==> flow/design.v <==
`timescale 1ns / 1ps
module ARM(
    input CLK,
    input RESET,
    input [31:0] InstrF,
    input [31:0] ReadData,
    output reg MemWriteM,
    output [31:0] PCF,
    output reg [31:0] ALUResultM,
    output [31:0] WriteData
    );
    reg [31:0] InstrD;
	reg[31:0] RD1E;
	wire [31:0] ResultW;
	wire [31:0] PC_Prev;
    wire WE3 ;
    wire [31:0] WD3 ;
    wire [31:0] R15 ;
    wire [31:0] RD1D ;
    wire [31:0] RD2D ;
    wire [1:0] ImmSrc ;
    wire [23:0] InstrImm ;
    wire [31:0] ExtImmD ;
    wire [3:0] Rd ;
    wire [1:0] Op ;
    wire [5:0] Funct ;
    wire MemtoRegD ;
    wire ALUSrcD ;
    wire [1:0] RegSrcD ;
    wire PCSD ;
    wire RegWD ;
    wire NoWriteD ;
    wire MemWD ;
    wire [1:0] FlagWD ;
    wire [3:0] CondD ;
    wire C_Flag ;
    wire [1:0] ShD ;
    reg [1:0] ShE;
    wire [4:0] Shamt5D ;
    wire [31:0] ShIn ;
    wire [31:0] ShOut ;
    wire [3:0] ALUControlD ;
    wire [3:0] ALUFlags ;
    wire WE_PC ;    
    wire [31:0] PC_IN ;
    reg PCSE;
    reg RegWE;
    reg MemWE;
    reg [1:0] FlagWE;
    reg NoWriteE;
    reg [3:0] ALUControlE;
    reg MemtoRegE;
    reg ALUSrcE;
    reg [3:0] CondE;
    reg [31:0] RD2E;
    reg [3:0] WA3E;
    reg [31:0] ExtImmE;
    reg [4:0] Shamt5E;
    wire RegWriteE;
    wire MemWriteE;
    wire FlushE;
    wire [31:0] SrcAE;
    wire [31:0] SrcBE;
    wire [1:0] ForwardAE;
    wire [1:0] ForwardBE;
    wire [31:0] WriteDataE;
    wire [31:0] ALUResultE;    
    wire PCSrcE;
    reg PCSrcM;
    reg RegWriteM;
    reg MemtoRegM;
    reg [3:0] WA3M;
    reg [31:0] WriteDataM;
    wire ForwardM;
    reg PCSrcW;
    reg RegWriteW;
    reg MemtoRegW;
    reg [31:0] ReadDataW;
    reg [31:0] ALUResultW;
    reg [3:0] WA3W;
    wire StallF;
    wire FlushD;
    wire StallD;
    reg [31:0] PCD;
    reg [31:0] PCE;
    wire [31:0] PCPlus4F;
    reg [31:0] PCPlus4D;
    reg [31:0] PCPlus4E;
    wire WE_PrALUResult;
    wire WE_PrPCSrc;
    wire BranchAcceptD = 1'b0;
    wire [3:0] RA1D;
    wire [3:0] RA2D;
    reg [3:0] RA1E;
    reg [3:0] RA2E;
    reg [3:0] RA2M;
    wire FlushD_H;
    wire FlushE_H;
    always @ (posedge CLK) begin
        if (RESET || FlushD) begin
            InstrD <= 1'b0;
            PCD <= 1'b0;
            PCPlus4D <= 1'b0;
        end
        else if (!StallD) begin
            InstrD <= InstrF;
            PCD <= PCF;
            PCPlus4D <= PCPlus4F;
        end
    end 
    always @ (posedge CLK) begin
        if (RESET || FlushE) begin
            PCSE <= 1'b0;
            RegWE <= 1'b0;
            MemWE <= 1'b0;
            FlagWE <= 1'b0;
            NoWriteE <= 1'b0;
            ALUControlE <= 1'b0;
            MemtoRegE <= 1'b0;
            ALUSrcE <= 1'b0;
            CondE <= 1'b0;
            ShE <= 1'b0;
            RD1E <= 1'b0;
            RD2E <= 1'b0;
            WA3E <= 1'b0;
            ExtImmE <= 1'b0;
            RA1E <= 1'b0;
            RA2E <= 1'b0;
            Shamt5E <= 1'b0;
            PCE <= 1'b0;
            PCPlus4E <= 1'b0;
        end
        else begin    
            ShE <= ShD;
            PCSE <= PCSD;
            RegWE <= RegWD;
            MemWE <= MemWD;
            FlagWE <= FlagWD;
            NoWriteE <= NoWriteD;
            ALUControlE <= ALUControlD;
            MemtoRegE <= MemtoRegD;
            ALUSrcE <= ALUSrcD;
            CondE <= CondD;
            RD1E <= RD1D;
            RD2E <= RD2D;
            WA3E <= InstrD[15:12];
            ExtImmE <= ExtImmD;
            RA1E <= RA1D;
            RA2E <= RA2D;
            Shamt5E <= Shamt5D;
            PCE <= PCD;
            PCPlus4E <= PCPlus4D;
        end
    end
    assign SrcAE = 
        ForwardAE == 2'b00 ? RD1E:
        ForwardAE == 2'b01 ? ResultW:
        ForwardAE == 2'b10 ? ALUResultM:
        1'b0;
    assign ShIn = 
        ForwardBE == 2'b00 ? RD2E:
        ForwardBE == 2'b01 ? ResultW:
        ForwardBE == 2'b10 ? ALUResultM:
        1'b0;
    assign WriteDataE = ShIn;    
    assign SrcBE = 
        ALUSrcE == 1'b0 ? ShOut: 
        ExtImmE;
    assign InstrImm = InstrD[23:0];
    assign Shamt5D = InstrD[11:7]; 
    assign ShD = InstrD[6:5];
    always @ (posedge CLK) begin
        if (RESET) begin
            RegWriteM <= 1'b0;
            MemWriteM <= 1'b0;
            MemtoRegM <= 1'b0;
        end
        else begin
            RegWriteM <= RegWriteE;
            MemWriteM <= MemWriteE;
            MemtoRegM <= MemtoRegE;
        end
        ALUResultM <= ALUResultE;
        WriteDataM <= WriteDataE;
        WA3M <= WA3E;
        RA2M <= RA2E;
    end
    always @ (posedge CLK) begin
        if (RESET) begin
            RegWriteW <= 1'b0;
            MemtoRegW <= 1'b0;
        end
        else begin
            RegWriteW <= RegWriteM;
            MemtoRegW <= MemtoRegM;
        end
        ReadDataW <= ReadData;
        ALUResultW <= ALUResultM;
        WA3W <= WA3M;
    end
    assign ResultW = (MemtoRegW == 1'b1) ? ReadDataW : ALUResultW;
    assign WE_PC = !StallF ;  
    RegFile RegFile1( 
                    CLK,
                    WE3,
                    RA1D,
                    RA2D,
                    WA3W,
                    WD3,
                    R15,
                    RD1D,
                    RD2D     
                );
    Extend Extend1(
                    ImmSrc,
                    InstrImm,
                    ExtImmD
                );
    Decoder Decoder1(
                    Rd,
                    Op,
                    Funct,
                    PCSD,
                    RegWD,
                    MemWD,
                    MemtoRegD,
                    ALUSrcD,
                    ImmSrc,
                    RegSrcD,
                    NoWriteD,
                    ALUControlD,
                    FlagWD
                );
    CondLogic CondLogic1(
                    CLK,
                    PCSE,
                    RegWE,
                    NoWriteE,
                    MemWE,
                    FlagWE,
                    CondE,
                    ALUFlags,
                    C_Flag,
                    PCSrcE,
                    RegWriteE,
                    MemWriteE,
                    RESET
                );
    Shifter Shifter1(
                    ShE,
                    Shamt5E,
                    ShIn,
                    ShOut
                );
    ALU ALU1(
                    SrcAE,
                    SrcBE,
                    ALUControlE,
                    C_Flag,
                    ALUResultE,
                    ALUFlags
                );           
    hazard_logic hazard_logic1(
                    RA1E,
                    RA2E,
                    RA1D,
                    RA2D,
                    WA3E,
                    MemtoRegE,
                    RegWriteE,
                    RegWriteM,
                    RegWriteW,
                    WA3M,
                    WA3W,
                    RA2M,
                    MemWriteM,
                    MemtoRegW,
                    PCSrcE,
                    MemtoRegD,
                    FlushD_H,
                    StallF,
                    StallD,
                    FlushE_H,
                    ForwardAE,
                    ForwardBE,
                    ForwardM
    );
    assign PCPlus4F = PCF + 3'b100;
    ProgramCounter ProgramCounter1(
                    CLK,
                    RESET,
                    WE_PC,    
                    PC_IN,
                    PCF  
                );                      
    assign CondD = InstrD[31:28];
    assign Op = InstrD[27:26];
    assign Funct = InstrD[25:20];
    assign Rd = InstrD[15:12];
    assign RA1D = RegSrcD[0] == 1'b0 ? InstrD[19:16] : 4'b1111;
    assign RA2D = RegSrcD[1] == 1'b0 ? InstrD[3:0] : InstrD[15:12];
    assign WD3 = ResultW;
    assign WE3 = RegWriteW;
    assign R15 = (BranchAcceptD) ? PCPlus4D + 3'b100 : PCPlus4F;
    assign WriteData = 
        ForwardM == 1'b0 ? WriteDataM :
        ResultW;   
    assign FlushD = FlushD_H;
    assign FlushE = FlushE_H;
    assign PC_IN = (!PCSrcE == 1'b0) ? ALUResultE : PCPlus4F ;
    assign PC_Prev = PC_IN;
endmodule
`timescale 1ns / 1ps
module RegFile(
    input         CLK,
    input         WE3,
    input  [3:0]  A1,
    input  [3:0]  A2,
    input  [3:0]  A3,
    input  [31:0] WD3,
    input  [31:0] R15,
    output [31:0] RD1,
    output [31:0] RD2
    );
    reg [31:0] RegBank [0:14];
    always @(posedge CLK) begin
        if (WE3 && A3 != 4'b1111)
            RegBank[A3] <= WD3;
    end
    assign RD1 = (A1 == 4'b1111) ? R15 :
                 (WE3 && A1 == A3) ? WD3 : RegBank[A1];
    assign RD2 = (A2 == 4'b1111) ? R15 :
                 (WE3 && A2 == A3) ? WD3 : RegBank[A2];
endmodule
`timescale 1ns / 1ps
module Extend(
    input      [1:0]  ImmSrc,
    input      [23:0] InstrImm,
    output reg [31:0] ExtImm
    );
    always @(*) begin
        case (ImmSrc)
            2'b00:   ExtImm = {24'b0, InstrImm[7:0]};                        
            2'b01:   ExtImm = {20'b0, InstrImm[11:0]};                       
            2'b10:   ExtImm = {{6{InstrImm[23]}}, InstrImm[23:0], 2'b00};    
            default: ExtImm = 32'h00000000;
        endcase
    end
endmodule
`timescale 1ns / 1ps
module Decoder(
    input  [3:0] Rd,
    input  [1:0] Op,
    input  [5:0] Funct,
    output PCS,
    output RegW,
    output MemW,
    output MemtoReg,
    output ALUSrc,
    output [1:0] ImmSrc,
    output [1:0] RegSrc,
    output reg NoWrite,
    output reg [3:0] ALUControl,
    output reg [1:0] FlagW
    );
    wire [1:0] ALUOp;
    wire Branch;
    wire RegW_internal;
    assign Branch = (Op == 2'b10);
    assign MemtoReg = (Op == 2'b01);
    assign MemW = (Op == 2'b01 && Funct[0] == 1'b0);
    assign ALUSrc = (Op == 2'b00 && Funct[5] == 1'b0) ? 1'b0 : 1'b1;
    assign ImmSrc = (Op == 2'b00) ? 2'b00 :
                    (Op == 2'b01) ? 2'b01 : 2'b10;
    assign RegW_internal = ((Op == 2'b01 && Funct[0] == 1'b0) || (Op == 2'b10)) ? 1'b0 : 1'b1;
    assign RegW = RegW_internal;
    assign RegSrc[0] = (Op == 2'b10);
    assign RegSrc[1] = (Op == 2'b01 && Funct[0] == 1'b0);
    assign ALUOp = (Op == 2'b00) ? 2'b01 :
                   (Op == 2'b01 && Funct[3] == 1'b1) ? 2'b10 :
                   (Op == 2'b01 && Funct[3] == 1'b0) ? 2'b11 :
                   2'b00;
    assign PCS = ((Rd == 4'b1111 && RegW_internal) || Branch) ? 1'b1 : 1'b0;
    always @(*) begin
        NoWrite = 1'b0;
        ALUControl = 4'b0100;
        FlagW = 2'b00;
        if (ALUOp[1]) begin
            if (ALUOp[0]) ALUControl = 4'b0010;    
            else          ALUControl = 4'b0100;    
        end
        else if (ALUOp[0]) begin
            case (Funct[4:1])
                4'b0000: begin ALUControl = 4'b0000; FlagW = Funct[0] ? 2'b10 : 2'b00; end  
                4'b0001: begin ALUControl = 4'b0001; FlagW = Funct[0] ? 2'b10 : 2'b00; end  
                4'b0010: begin ALUControl = 4'b0010; FlagW = Funct[0] ? 2'b11 : 2'b00; end  
                4'b0011: begin ALUControl = 4'b0011; FlagW = Funct[0] ? 2'b11 : 2'b00; end  
                4'b0100: begin ALUControl = 4'b0100; FlagW = Funct[0] ? 2'b11 : 2'b00; end  
                4'b0101: begin ALUControl = 4'b0101; FlagW = Funct[0] ? 2'b11 : 2'b00; end  
                4'b0110: begin ALUControl = 4'b0110; FlagW = Funct[0] ? 2'b11 : 2'b00; end  
                4'b0111: begin ALUControl = 4'b0111; FlagW = Funct[0] ? 2'b11 : 2'b00; end  
                4'b1000: begin ALUControl = 4'b0000; FlagW = 2'b10; NoWrite = 1'b1; end     
                4'b1001: begin ALUControl = 4'b0001; FlagW = 2'b10; NoWrite = 1'b1; end     
                4'b1010: begin ALUControl = 4'b0010; FlagW = 2'b11; NoWrite = 1'b1; end     
                4'b1011: begin ALUControl = 4'b0100; FlagW = 2'b11; NoWrite = 1'b1; end     
                4'b1100: begin ALUControl = 4'b1100; FlagW = Funct[0] ? 2'b10 : 2'b00; end  
                4'b1101: begin ALUControl = 4'b1101; FlagW = 2'b10; end                     
                4'b1110: begin ALUControl = 4'b1110; FlagW = Funct[0] ? 2'b10 : 2'b00; end  
                default: begin ALUControl = 4'b1111; FlagW = Funct[0] ? 2'b10 : 2'b00; end  
            endcase
        end
    end
endmodule
`timescale 1ns / 1ps
module CondLogic(
    input        CLK,
    input        PCS,
    input        RegW,
    input        NoWrite,
    input        MemW,
    input  [1:0] FlagW,
    input  [3:0] Cond,
    input  [3:0] ALUFlags,
    output       C_Flag,
    output       PCSrc,
    output       RegWrite,
    output       MemWrite,
    input        RESET
    );
    reg CondEx;
    reg N, Z, C, V;
    wire [1:0] FlagWrite;
    always @(*) begin
        case (Cond)
            4'b0000: CondEx = Z;
            4'b0001: CondEx = ~Z;
            4'b0010: CondEx = C;
            4'b0011: CondEx = ~C;
            4'b0100: CondEx = N;
            4'b0101: CondEx = ~N;
            4'b0110: CondEx = V;
            4'b0111: CondEx = ~V;
            4'b1000: CondEx = ~Z & C;
            4'b1001: CondEx = Z | ~C;
            4'b1010: CondEx = ~(N ^ V);
            4'b1011: CondEx = N ^ V;
            4'b1100: CondEx = ~Z & ~(N ^ V);
            4'b1101: CondEx = Z | (N ^ V);
            4'b1110: CondEx = 1'b1;
            default: CondEx = 1'b0;    
        endcase
    end
    assign FlagWrite = FlagW & {2{CondEx}};
    assign PCSrc = PCS & CondEx;
    assign RegWrite = RegW & CondEx & ~NoWrite;
    assign MemWrite = MemW & CondEx;
    assign C_Flag = C;
    always @(posedge CLK) begin
        if (RESET) begin
            N <= 1'b0;
            Z <= 1'b0;
            C <= 1'b0;
            V <= 1'b0;
        end
        else begin
            if (FlagWrite[1]) begin
                N <= ALUFlags[3];
                Z <= ALUFlags[2];
            end
            if (FlagWrite[0]) begin
                C <= ALUFlags[1];
                V <= ALUFlags[0];
            end
        end
    end
endmodule
`timescale 1ns / 1ps
module Shifter(
    input      [1:0]  Sh,
    input      [4:0]  Shamt5,
    input      [31:0] ShIn,
    output reg [31:0] ShOut
    );
    always @(*) begin
        case (Sh)
            2'b00:   ShOut = ShIn << Shamt5;
            2'b01:   ShOut = ShIn >> Shamt5;
            2'b10:   ShOut = $signed(ShIn) >>> Shamt5;
            default: ShOut = (ShIn >> Shamt5) | (ShIn << (6'd32 - {1'b0, Shamt5}));
        endcase
    end
endmodule
`timescale 1ns / 1ps
module ALU(
    input  [31:0] Src_A,
    input  [31:0] Src_B,
    input  [3:0]  ALUControl,
    input         C_Flag,
    output [31:0] ALUResult,
    output [3:0]  ALUFlags
    );
    reg  [32:0] Src_A_comp;
    reg  [32:0] Src_B_comp;
    reg  [32:0] C_0;
    reg  [31:0] ALUResult_i;
    reg         V;
    wire [32:0] S_wider;
    wire N, Z, C;
    assign S_wider = Src_A_comp + Src_B_comp + C_0;
    always @(*) begin
        C_0 = 33'd0;
        Src_A_comp = {1'b0, Src_A};
        Src_B_comp = {1'b0, Src_B};
        ALUResult_i = Src_B;
        V = 1'b0;
        case (ALUControl)
            4'b0000: ALUResult_i = Src_A & Src_B;
            4'b0001: ALUResult_i = Src_A ^ Src_B;
            4'b0010: begin
                C_0[0] = 1'b1;
                Src_B_comp = {1'b0, ~Src_B};
                ALUResult_i = S_wider[31:0];
                V = (Src_A[31] ^ Src_B[31]) & ~(Src_B[31] ^ S_wider[31]);
            end
            4'b0011: begin
                C_0[0] = 1'b1;
                Src_A_comp = {1'b0, ~Src_A};
                ALUResult_i = S_wider[31:0];
            end
            4'b0100: begin
                ALUResult_i = S_wider[31:0];
                V = ~(Src_A[31] ^ Src_B[31]) & (Src_B[31] ^ S_wider[31]);
            end
            4'b0101: begin
                C_0[0] = 1'b1;
                ALUResult_i = S_wider[31:0];
                V = ~(Src_A[31] ^ Src_B[31]) & (Src_B[31] ^ S_wider[31]);
            end
            4'b0110: begin
                C_0 = C_Flag ? {33{1'b1}} : 33'd0;
                Src_B_comp = {1'b0, ~Src_B};
                ALUResult_i = S_wider[31:0];
                V = ~(Src_A[31] ^ Src_B[31]) & (Src_B[31] ^ S_wider[31]);
            end
            4'b0111: begin
                C_0 = C_Flag ? {33{1'b1}} : 33'd0;
                Src_A_comp = {1'b0, ~Src_A};
                ALUResult_i = S_wider[31:0];
                V = ~(Src_A[31] ^ Src_B[31]) & (Src_B[31] ^ S_wider[31]);
            end
            4'b1100: ALUResult_i = Src_A | Src_B;
            4'b1101: ALUResult_i = Src_B;
            4'b1110: ALUResult_i = Src_A & ~Src_B;
            4'b1111: ALUResult_i = ~Src_B;
            default: ALUResult_i = Src_B;    
        endcase
    end
    assign N = ALUResult_i[31];
    assign Z = (ALUResult_i == 32'h00000000);
    assign C = S_wider[32];
    assign ALUResult = ALUResult_i;
    assign ALUFlags = {N, Z, C, V};
endmodule
`timescale 1ns / 1ps
module hazard_logic(
    input  [3:0] RA1E,
    input  [3:0] RA2E,
    input  [3:0] RA1D,
    input  [3:0] RA2D,
    input  [3:0] WA3E,
    input        MemtoRegE,
    input        RegWriteE,
    input        RegWriteM,
    input        RegWriteW,
    input  [3:0] WA3M,
    input  [3:0] WA3W,
    input  [3:0] RA2M,
    input        MemWriteM,
    input        MemtoRegW,
    input        PCSrcE,
    input        MemtoRegD,
    output       FlushD,
    output       StallF,
    output       StallD,
    output       FlushE,
    output [1:0] ForwardAE,
    output [1:0] ForwardBE,
    output       ForwardM
    );
    wire Match_1E_M = (RA1E == WA3M);
    wire Match_2E_M = (RA2E == WA3M);
    wire Match_1E_W = (RA1E == WA3W);
    wire Match_2E_W = (RA2E == WA3W);
    wire Match_12_D_E;
    wire ldrstall;
    assign ForwardAE = (Match_1E_M && RegWriteM) ? 2'b10 :
                       (Match_1E_W && RegWriteW) ? 2'b01 : 2'b00;
    assign ForwardBE = (Match_2E_M && RegWriteM) ? 2'b10 :
                       (Match_2E_W && RegWriteW) ? 2'b01 : 2'b00;
    assign ForwardM = (RA2M == WA3W) && MemWriteM && MemtoRegW && RegWriteW;
    assign Match_12_D_E = (RA1D == WA3E) || ((RA2D == WA3E) && !MemtoRegD);
    assign ldrstall = Match_12_D_E && MemtoRegE && RegWriteE;
    assign StallF = ldrstall;
    assign StallD = ldrstall;
    assign FlushE = ldrstall || PCSrcE;
    assign FlushD = PCSrcE;
endmodule
`timescale 1ns / 1ps
module ProgramCounter(
    input             CLK,
    input             RESET,
    input             WE_PC,
    input      [31:0] PC_IN,
    output reg [31:0] PC
    );
    always @(posedge CLK) begin
        if (RESET)
            PC <= 32'h00000000;
        else if (WE_PC)
            PC <= PC_IN;
    end
endmodule
Ticket comment

== Tool chain data of ARM ==
Module ARM before and after one edit of its RTL, step after step.
"before" refers to lines of the RTL above, "after" to lines of the edited file.
"difference": "after" minus "before" as printed here. "rel. change": 100 x difference / "before".
Cell names lack the library's common part.
Not given: n/a
Inputs
  top: ARM
  clock input: CLK
  cell library: sky130hd
  timing corner: tt_025C_1v80

== The edit ==
Unified diff, file above to edited file.
The edited RTL no longer does the same as the RTL above: the edit was made by script, with no optimisation intended.
begin of diff
@@ -485,5 +485,5 @@
         case (Sh)
             2'b00:   ShOut = ShIn << Shamt5;
-            2'b01:   ShOut = ShIn >> Shamt5;
+            2'b01:   ShOut = ShIn << Shamt5;
             2'b10:   ShOut = $signed(ShIn) >>> Shamt5;
             default: ShOut = (ShIn >> Shamt5) | (ShIn << (6'd32 - {1'b0, Shamt5}));
end of diff

== Word level ==
Counts by Yosys on the flattened word-level netlist (proc, flatten, opt, wreduce; memories kept). Register bits leave out memories and registers merged into their read ports (data or address); mux counts leave out enables and synchronous resets folded into registers. Print and check cells are left out. Cells with the same type and inputs are merged into one.
Yosys's memory passes give these memory sizes; they may raise the number of words (mostly to a power of two), join words into wider ones and drop unused or constant bits.
Bit counts
  bits of input ports: before 66, after 66, difference 0, rel. change 0.00%
  bits in writable memories: before 480, after 480, difference 0, rel. change 0.00%
  register bits: before 344, after 344, difference 0, rel. change 0.00%
  output and inout bits: before 97, after 97, difference 0, rel. change 0.00%
  memories: before 1, after 1, difference 0, rel. change 0.00%
Cells by class
  eq/ne operators: before 61, after 61, difference 0, rel. change 0.00%
  shift-type cells: before 4, after 4, difference 0, rel. change 0.00%
  reduce/logical cells: before 49, after 50, difference +1, rel. change +2.04%
  add/sub/neg operators: before 4, after 4, difference 0, rel. change 0.00%
  bitwise operators: before 33, after 33, difference 0, rel. change 0.00%
  mux-type cells: before 49, after 49, difference 0, rel. change 0.00%
Memories
  shape (words x width / read and write ports): before RegFile1.RegBank 15 x 32 bit 2R1W, after RegFile1.RegBank 15 x 32 bit 2R1W
Operators with widths
  OR reduction 2 bit: before 8, after 9, difference +1, rel. change +12.50%
  parallel mux 32 bit (select 3 bit): before 2, after 1, difference -1, rel. change -50.00%
  parallel mux 32 bit (select 2 bit): before 0, after 1, difference +1
Unchanged operator kinds not shown: 45.

== Depth ==
Yosys ltp: most cells in a row. Word level: on the elaborated netlist, between registers, memories and ports. Mapped: between sequential cells and ports; inverters and the memories' decode and read muxes count.
Depth
  depth after elaboration: before 20, after 20, difference 0, rel. change 0.00%
  ABC_AREA: before 0, after 0
  mapped depth: before 35, after 37, difference +2, rel. change +5.71%
  gate-level depth less buffers: before 29, after 30, difference +1, rel. change +3.45%

== Mapped cells and area ==
The flow's flattened synthesis, as Yosys stat reports it; memories are mapped. The netlist is that of the ABC_AREA named above (0 if unset); the other value can give another one.
Cells by type
  a21oi_1: before 325, after 408, difference +83, rel. change +25.54%
  and2_1: before 24, after 99, difference +75, rel. change +312.50%
  nand3_1: before 165, after 94, difference -71, rel. change -43.03%
  nand2_1: before 860, after 805, difference -55, rel. change -6.40%
  a211oi_1: before 82, after 117, difference +35, rel. change +42.68%
  inv_1: before 118, after 88, difference -30, rel. change -25.42%
  nor3_1: before 125, after 102, difference -23, rel. change -18.40%
  nor2_1: before 353, after 335, difference -18, rel. change -5.10%
  a31oi_1: before 119, after 137, difference +18, rel. change +15.13%
  clkbuf_1: before 311, after 327, difference +16, rel. change +5.14%
  o311ai_0: before 23, after 39, difference +16, rel. change +69.57%
  mux2i_1: before 122, after 108, difference -14, rel. change -11.48%
  o31a_1: before 24, after 10, difference -14, rel. change -58.33%
  mux2_2: before 21, after 35, difference +14, rel. change +66.67%
  and3_1: before 65, after 53, difference -12, rel. change -18.46%
  xor2_1: before 69, after 58, difference -11, rel. change -15.94%
  a211o_1: before 8, after 19, difference +11, rel. change +137.50%
  o31ai_1: before 18, after 28, difference +10, rel. change +55.56%
Unchanged cell types not shown: 16.
The list need not be complete.
Synthesis totals
  area of sequential cells (sq mm): before 0.0213204, after 0.0213204, difference 0.0000000, rel. change 0.00%
  mapped flip-flops: before 825, after 825, difference 0, rel. change 0.00%
  standard cells after synthesis: before 5020, after 5123, difference +103, rel. change +2.05%
  mapped area (sq mm): before 0.046671, after 0.0478021, difference +0.0011311, rel. change +2.42%
By module: a second synthesis without flattening, with its own total; a netlist apart from the flattened one above.
Unflattened totals
  cell total of the unflattened synthesis: before 4431, after 4387, difference -44, rel. change -0.99%
  area (unflattened synthesis) (sq mm): before 0.0481161, after 0.0473354, difference -0.0007807, rel. change -1.62%
Rows give one instance, submodules left out.
Modules, before
  RegFile: cells 1502, instances 1, area 0.0235676 sq mm
  ARM: cells 1183, instances 1, area 0.0111732 sq mm
  ALU: cells 854, instances 1, area 0.0058343 sq mm
  Shifter: cells 618, instances 1, area 0.0050311 sq mm
  ProgramCounter: cells 103, instances 1, area 0.0011636 sq mm
  CondLogic: cells 54, instances 1, area 0.0004942 sq mm
  hazard_logic: cells 51, instances 1, area 0.0003754 sq mm
  Extend: cells 37, instances 1, area 0.0002715 sq mm
  Decoder: cells 29, instances 1, area 0.0002052 sq mm
Modules, after
  RegFile: cells 1502, instances 1, area 0.0235676 sq mm
  ARM: cells 1183, instances 1, area 0.0111732 sq mm
  ALU: cells 854, instances 1, area 0.0058343 sq mm
  Shifter: cells 574, instances 1, area 0.0042503 sq mm
  ProgramCounter: cells 103, instances 1, area 0.0011636 sq mm
  CondLogic: cells 54, instances 1, area 0.0004942 sq mm
  hazard_logic: cells 51, instances 1, area 0.0003754 sq mm
  Extend: cells 37, instances 1, area 0.0002715 sq mm
  Decoder: cells 29, instances 1, area 0.0002052 sq mm

== Path before layout ==
OpenSTA on the mapped netlist: ideal clock, no wires. The path of least setup slack (recovery checks aside). Input and output delay are each 20% of the period. Register names are those of the netlist, which keeps one name where synthesis merged equal registers.
Timing after synthesis
  path type: before register -> register, after register -> register
  start point: before register Shamt5E[0], after register Shamt5E[0]
  end point: before register CondLogic1.Z, after register CondLogic1.Z
  arrival time (ps): before 7698, after 8524, difference +826, rel. change +10.73%
  period (ps): before 9000, after 9000, difference 0, rel. change 0.00%
  path slack (ps): before 1243, after 416, difference -827
  delay of the path (ps): before 7757, after 8583, difference +826, rel. change +10.65%
  driving pins on the path: before 34, after 35, difference +1, rel. change +2.94%
  time at the first pin (ps): before 0, after 0, difference 0
  period reached after synthesis (ps): before 7757, after 8584, difference +827, rel. change +10.66%
"delay of the path" is the arrival time less input delay plus setup time.
"driving pins on the path": output pins that drive a net of the path, with the launching flip-flop's if there is one; two outputs of one cell count as two.
"period reached after synthesis" = period - worst setup slack (recovery checks aside). The figure is calculated, with input and output delays left at 20% of the set period.
The rows between start and end are the longest chain of elaborated cells between them; the timing report does not say that the signal goes this way. Where chains are equally long, one stands for them.
Each line given opens the expression or statement behind the cell; cells for indexed reads and writes are added by Yosys, which also makes memories of some case tables.
Between the ends, after synthesis, before
  path through: dfxtp_1 buf_2 inv_2 buf_1 clkbuf_1 buf_1 ha_1 o21ai_0 nand2_1 buf_2 buf_4 o32ai_1 o211ai_1 a32oi_1 a221oi_1 or2_2 a31oi_1 xnor2_1 fa_1 ha_1 a21o_1 a21o_1 a221oi_1 o221ai_1 a221o_1 nand3_1 a41oi_1 a21o_1 a21oi_1 xnor2_1 a221o_1 nor4bb_1 nand4_1 nand2_1
  length of the longest elaborated chain: 11
  elaborated cells on any way between the ends: 18
RTL lines, path after synthesis, before
  start, declared: RTL line 58  | reg [4:0] Shamt5E;
  start, assigned: RTL line 129  | Shamt5E <= 1'b0;
  start, assigned: RTL line 150  | Shamt5E <= Shamt5D;
  subtractor 6 x 5 -> 6 bit: RTL line 489  | default: ShOut = (ShIn >> Shamt5) | (ShIn << (6'd32 - {1'b0, Shamt5}));
  left shift 32 x 6 -> 32 bit: RTL line 489
  OR 32 bit: RTL line 489
  parallel mux 32 bit (select 3 bit): RTL line 485  | case (Sh)
  2-to-1 mux 32 bit: RTL line 167  | ALUSrcE == 1'b0 ? ShOut:
  NOT 32 bit: RTL line 521  | Src_B_comp = {1'b0, ~Src_B};
  2-to-1 mux 32 bit: RTL line 516  | case (ALUControl)
  adder 32 x 32 -> 33 bit: RTL line 509  | assign S_wider = Src_A_comp + Src_B_comp + C_0;
  adder 33 bit: RTL line 509
  parallel mux 32 bit (select 6 bit): RTL line 516
  logical NOT 32 bit: RTL line 559  | assign Z = (ALUResult_i == 32'h00000000);
  end, assigned: RTL line 461  | Z <= 1'b0;
  end, assigned: RTL line 468  | Z <= ALUFlags[2];
  end, declared: RTL line 431  | reg N, Z, C, V;
Nets of the timed path that keep an RTL name, with a line that drives or declares them; the list need not be complete.
Named nets, after synthesis, before (RTL line)
  ALU1.ALUResult[30]: 516
Between the ends, after synthesis, after
  path through: dfxtp_1 clkbuf_1 inv_1 clkbuf_1 buf_1 buf_1 clkbuf_1 ha_1 mux2i_1 clkbuf_1 buf_1 a32o_1 a21o_1 or2_2 o22ai_1 o31a_1 xnor2_1 fa_1 inv_1 ha_1 fa_1 a211o_1 a2111oi_2 o211ai_1 a41oi_1 o31ai_1 a221oi_1 a21boi_1 o21a_1 mux2i_1 nand4b_1 or4_1 nor4_2 nand4_1 nand2_1
  length of the longest elaborated chain: 11
  elaborated cells on any way between the ends: 18
RTL lines, path after synthesis, after
  start, declared: RTL line 58  | reg [4:0] Shamt5E;
  start, assigned: RTL line 129  | Shamt5E <= 1'b0;
  start, assigned: RTL line 150  | Shamt5E <= Shamt5D;
  subtractor 6 x 5 -> 6 bit: RTL line 489  | default: ShOut = (ShIn >> Shamt5) | (ShIn << (6'd32 - {1'b0, Shamt5}));
  left shift 32 x 6 -> 32 bit: RTL line 489
  OR 32 bit: RTL line 489
  parallel mux 32 bit (select 2 bit): RTL line 485  | case (Sh)
  2-to-1 mux 32 bit: RTL line 167  | ALUSrcE == 1'b0 ? ShOut:
  NOT 32 bit: RTL line 521  | Src_B_comp = {1'b0, ~Src_B};
  2-to-1 mux 32 bit: RTL line 516  | case (ALUControl)
  adder 32 x 32 -> 33 bit: RTL line 509  | assign S_wider = Src_A_comp + Src_B_comp + C_0;
  adder 33 bit: RTL line 509
  parallel mux 32 bit (select 6 bit): RTL line 516
  logical NOT 32 bit: RTL line 559  | assign Z = (ALUResult_i == 32'h00000000);
  end, assigned: RTL line 461  | Z <= 1'b0;
  end, assigned: RTL line 468  | Z <= ALUFlags[2];
  end, declared: RTL line 431  | reg N, Z, C, V;
Named nets, after synthesis, after (RTL line)
  ALU1.ALUResult[31]: 516

== Path in the finished layout ==
Path of least setup slack in the final report of the runs of pair 1 (OpenROAD, finished layout, wires in). Where an end is a register, its clock arrival counts in the times.
The path's times are printed in steps of 10 ps; the period is the one set.
Timing post-layout
  path type: before register -> register, after register -> register
  start point: before register MemtoRegW, after register MemtoRegW
  end point: before register CondLogic1.Z, after register CondLogic1.Z
  driving pins on the path: before 30, after 31, difference +1, rel. change +3.33%
  path slack (ps): before 410, after 340, difference -70
  time at the first pin (ps): before 690, after 670, difference -20, rel. change -2.90%
  period (ps): before 8840, after 8840, difference 0, rel. change 0.00%
  arrival time (ps): before 9050, after 9140, difference +90, rel. change +0.99%
The rows between start and end are the longest chain of elaborated cells between them; the timing report does not say that the signal goes this way. Where chains are equally long, one stands for them.
Between the ends, post-layout, before
  path through: dfxtp_2 buf_12 mux2i_1 buf_4 inv_1 nor3_1 o31a_2 inv_1 o22ai_1 a2111oi_1 buf_4 or2_2 a2111o_1 o22a_1 xnor2_1 fa_1 ha_1 a21oi_1 o22ai_1 a211oi_1 o221ai_1 a21oi_1 xnor2_1 o221ai_1 a2111oi_0 a21oi_1 or4_1 nor4_2 nand4_1 nand2_1
  length of the longest elaborated chain: 13
  elaborated cells on any way between the ends: 24
RTL lines, path post-layout, before
  start, declared: RTL line 77  | reg MemtoRegW;
  start, assigned: RTL line 191  | MemtoRegW <= 1'b0;
  start, assigned: RTL line 195  | MemtoRegW <= MemtoRegM;
  2-to-1 mux 32 bit: RTL line 201  | assign ResultW = (MemtoRegW == 1'b1) ? ReadDataW : ALUResultW;
  2-to-1 mux 32 bit: RTL line 162  | ForwardBE == 2'b01 ? ResultW:
  2-to-1 mux 32 bit: RTL line 161  | ForwardBE == 2'b00 ? RD2E:
  >> shifter 32 x 5 -> 32 bit: RTL line 489  | default: ShOut = (ShIn >> Shamt5) | (ShIn << (6'd32 - {1'b0, Shamt5}));
  OR 32 bit: RTL line 489
  parallel mux 32 bit (select 3 bit): RTL line 485  | case (Sh)
  2-to-1 mux 32 bit: RTL line 167  | ALUSrcE == 1'b0 ? ShOut:
  NOT 32 bit: RTL line 521  | Src_B_comp = {1'b0, ~Src_B};
  2-to-1 mux 32 bit: RTL line 516  | case (ALUControl)
  adder 32 x 32 -> 33 bit: RTL line 509  | assign S_wider = Src_A_comp + Src_B_comp + C_0;
  adder 33 bit: RTL line 509
  parallel mux 32 bit (select 6 bit): RTL line 516
  logical NOT 32 bit: RTL line 559  | assign Z = (ALUResult_i == 32'h00000000);
  end, assigned: RTL line 461  | Z <= 1'b0;
  end, assigned: RTL line 468  | Z <= ALUFlags[2];
  end, declared: RTL line 431  | reg N, Z, C, V;
Nets of the timed path that keep an RTL name, with a line that drives or declares them; the list need not be complete.
Named nets, post-layout, before (RTL line)
  RegFile1.WD3[29]: 201
  ShIn[29]: 161
  ALU1.ALUResult[20]: 516
Between the ends, post-layout, after
  path through: dfxtp_2 buf_4 mux2i_2 inv_1 nor3_1 o31ai_2 buf_4 mux4_2 mux2i_1 and2_1 a2111oi_0 buf_4 or3_1 nand2_1 xor2_1 fa_1 ha_1 a211oi_1 nand4b_1 a21oi_1 a2111oi_1 buf_4 o21ai_0 a21oi_2 o31a_1 mux2i_1 o2111ai_1 or4_1 nor4_2 nand4_1 nand2_1
  length of the longest elaborated chain: 13
  elaborated cells on any way between the ends: 24
RTL lines, path post-layout, after
  start, declared: RTL line 77  | reg MemtoRegW;
  start, assigned: RTL line 191  | MemtoRegW <= 1'b0;
  start, assigned: RTL line 195  | MemtoRegW <= MemtoRegM;
  2-to-1 mux 32 bit: RTL line 201  | assign ResultW = (MemtoRegW == 1'b1) ? ReadDataW : ALUResultW;
  2-to-1 mux 32 bit: RTL line 162  | ForwardBE == 2'b01 ? ResultW:
  2-to-1 mux 32 bit: RTL line 161  | ForwardBE == 2'b00 ? RD2E:
  >> shifter 32 x 5 -> 32 bit: RTL line 489  | default: ShOut = (ShIn >> Shamt5) | (ShIn << (6'd32 - {1'b0, Shamt5}));
  OR 32 bit: RTL line 489
  parallel mux 32 bit (select 2 bit): RTL line 485  | case (Sh)
  2-to-1 mux 32 bit: RTL line 167  | ALUSrcE == 1'b0 ? ShOut:
  NOT 32 bit: RTL line 521  | Src_B_comp = {1'b0, ~Src_B};
  2-to-1 mux 32 bit: RTL line 516  | case (ALUControl)
  adder 32 x 32 -> 33 bit: RTL line 509  | assign S_wider = Src_A_comp + Src_B_comp + C_0;
  adder 33 bit: RTL line 509
  parallel mux 32 bit (select 6 bit): RTL line 516
  logical NOT 32 bit: RTL line 559  | assign Z = (ALUResult_i == 32'h00000000);
  end, assigned: RTL line 461  | Z <= 1'b0;
  end, assigned: RTL line 468  | Z <= ALUFlags[2];
  end, declared: RTL line 431  | reg N, Z, C, V;
Named nets, post-layout, after (RTL line)
  RegFile1.WD3[16]: 201
  ShIn[16]: 161
  ALU1.ALUResult[30]: 516

== Flow runs ==
Both versions went through the flow (Yosys, OpenROAD) with the same settings in each pair. Constraints: input delay and output delay 20% of the set period each, output load 0.01 pF.
Flow settings, pair 1
  period_ns: 8.84
  CAP_MARGIN: 20
  CORE_MARGIN: 2
  CORE_UTILIZATION: 40
  SLEW_MARGIN: 20
Measured results, pair 1
  post-route setup TNS (ps): before 0, after 0, difference 0
  standard-cell area after layout (sq mm): before 0.0544097, after 0.056523, difference +0.0021133, rel. change +3.88%
  chip area in the Yosys report (sq mm): before 0.046671, after 0.0478021, difference +0.0011311, rel. change +2.42%
  worst slack on setup checks (ps): before 409, after 343, difference -66
  total power of the final layout (mW): before 12.518, after 12.842, difference +0.324, rel. change +2.59%
  overall die area (sq mm): before 0.119426, after 0.122287, difference +0.002861, rel. change +2.40%
  reached clock period (ps): before 8431, after 8497, difference +66, rel. change +0.78%
  utilization of the finished layout (%): before 46.9, after 47.8, difference +0.9
  post-route worst hold slack (ps): before 387, after 386, difference -1
"reached clock period" means the clock period less the worst setup slack. The figure is calculated, with input and output delays left at 20% of the set period.
"total power of the final layout" rests on the timing tool's default activity at the inputs, not on a simulated workload.
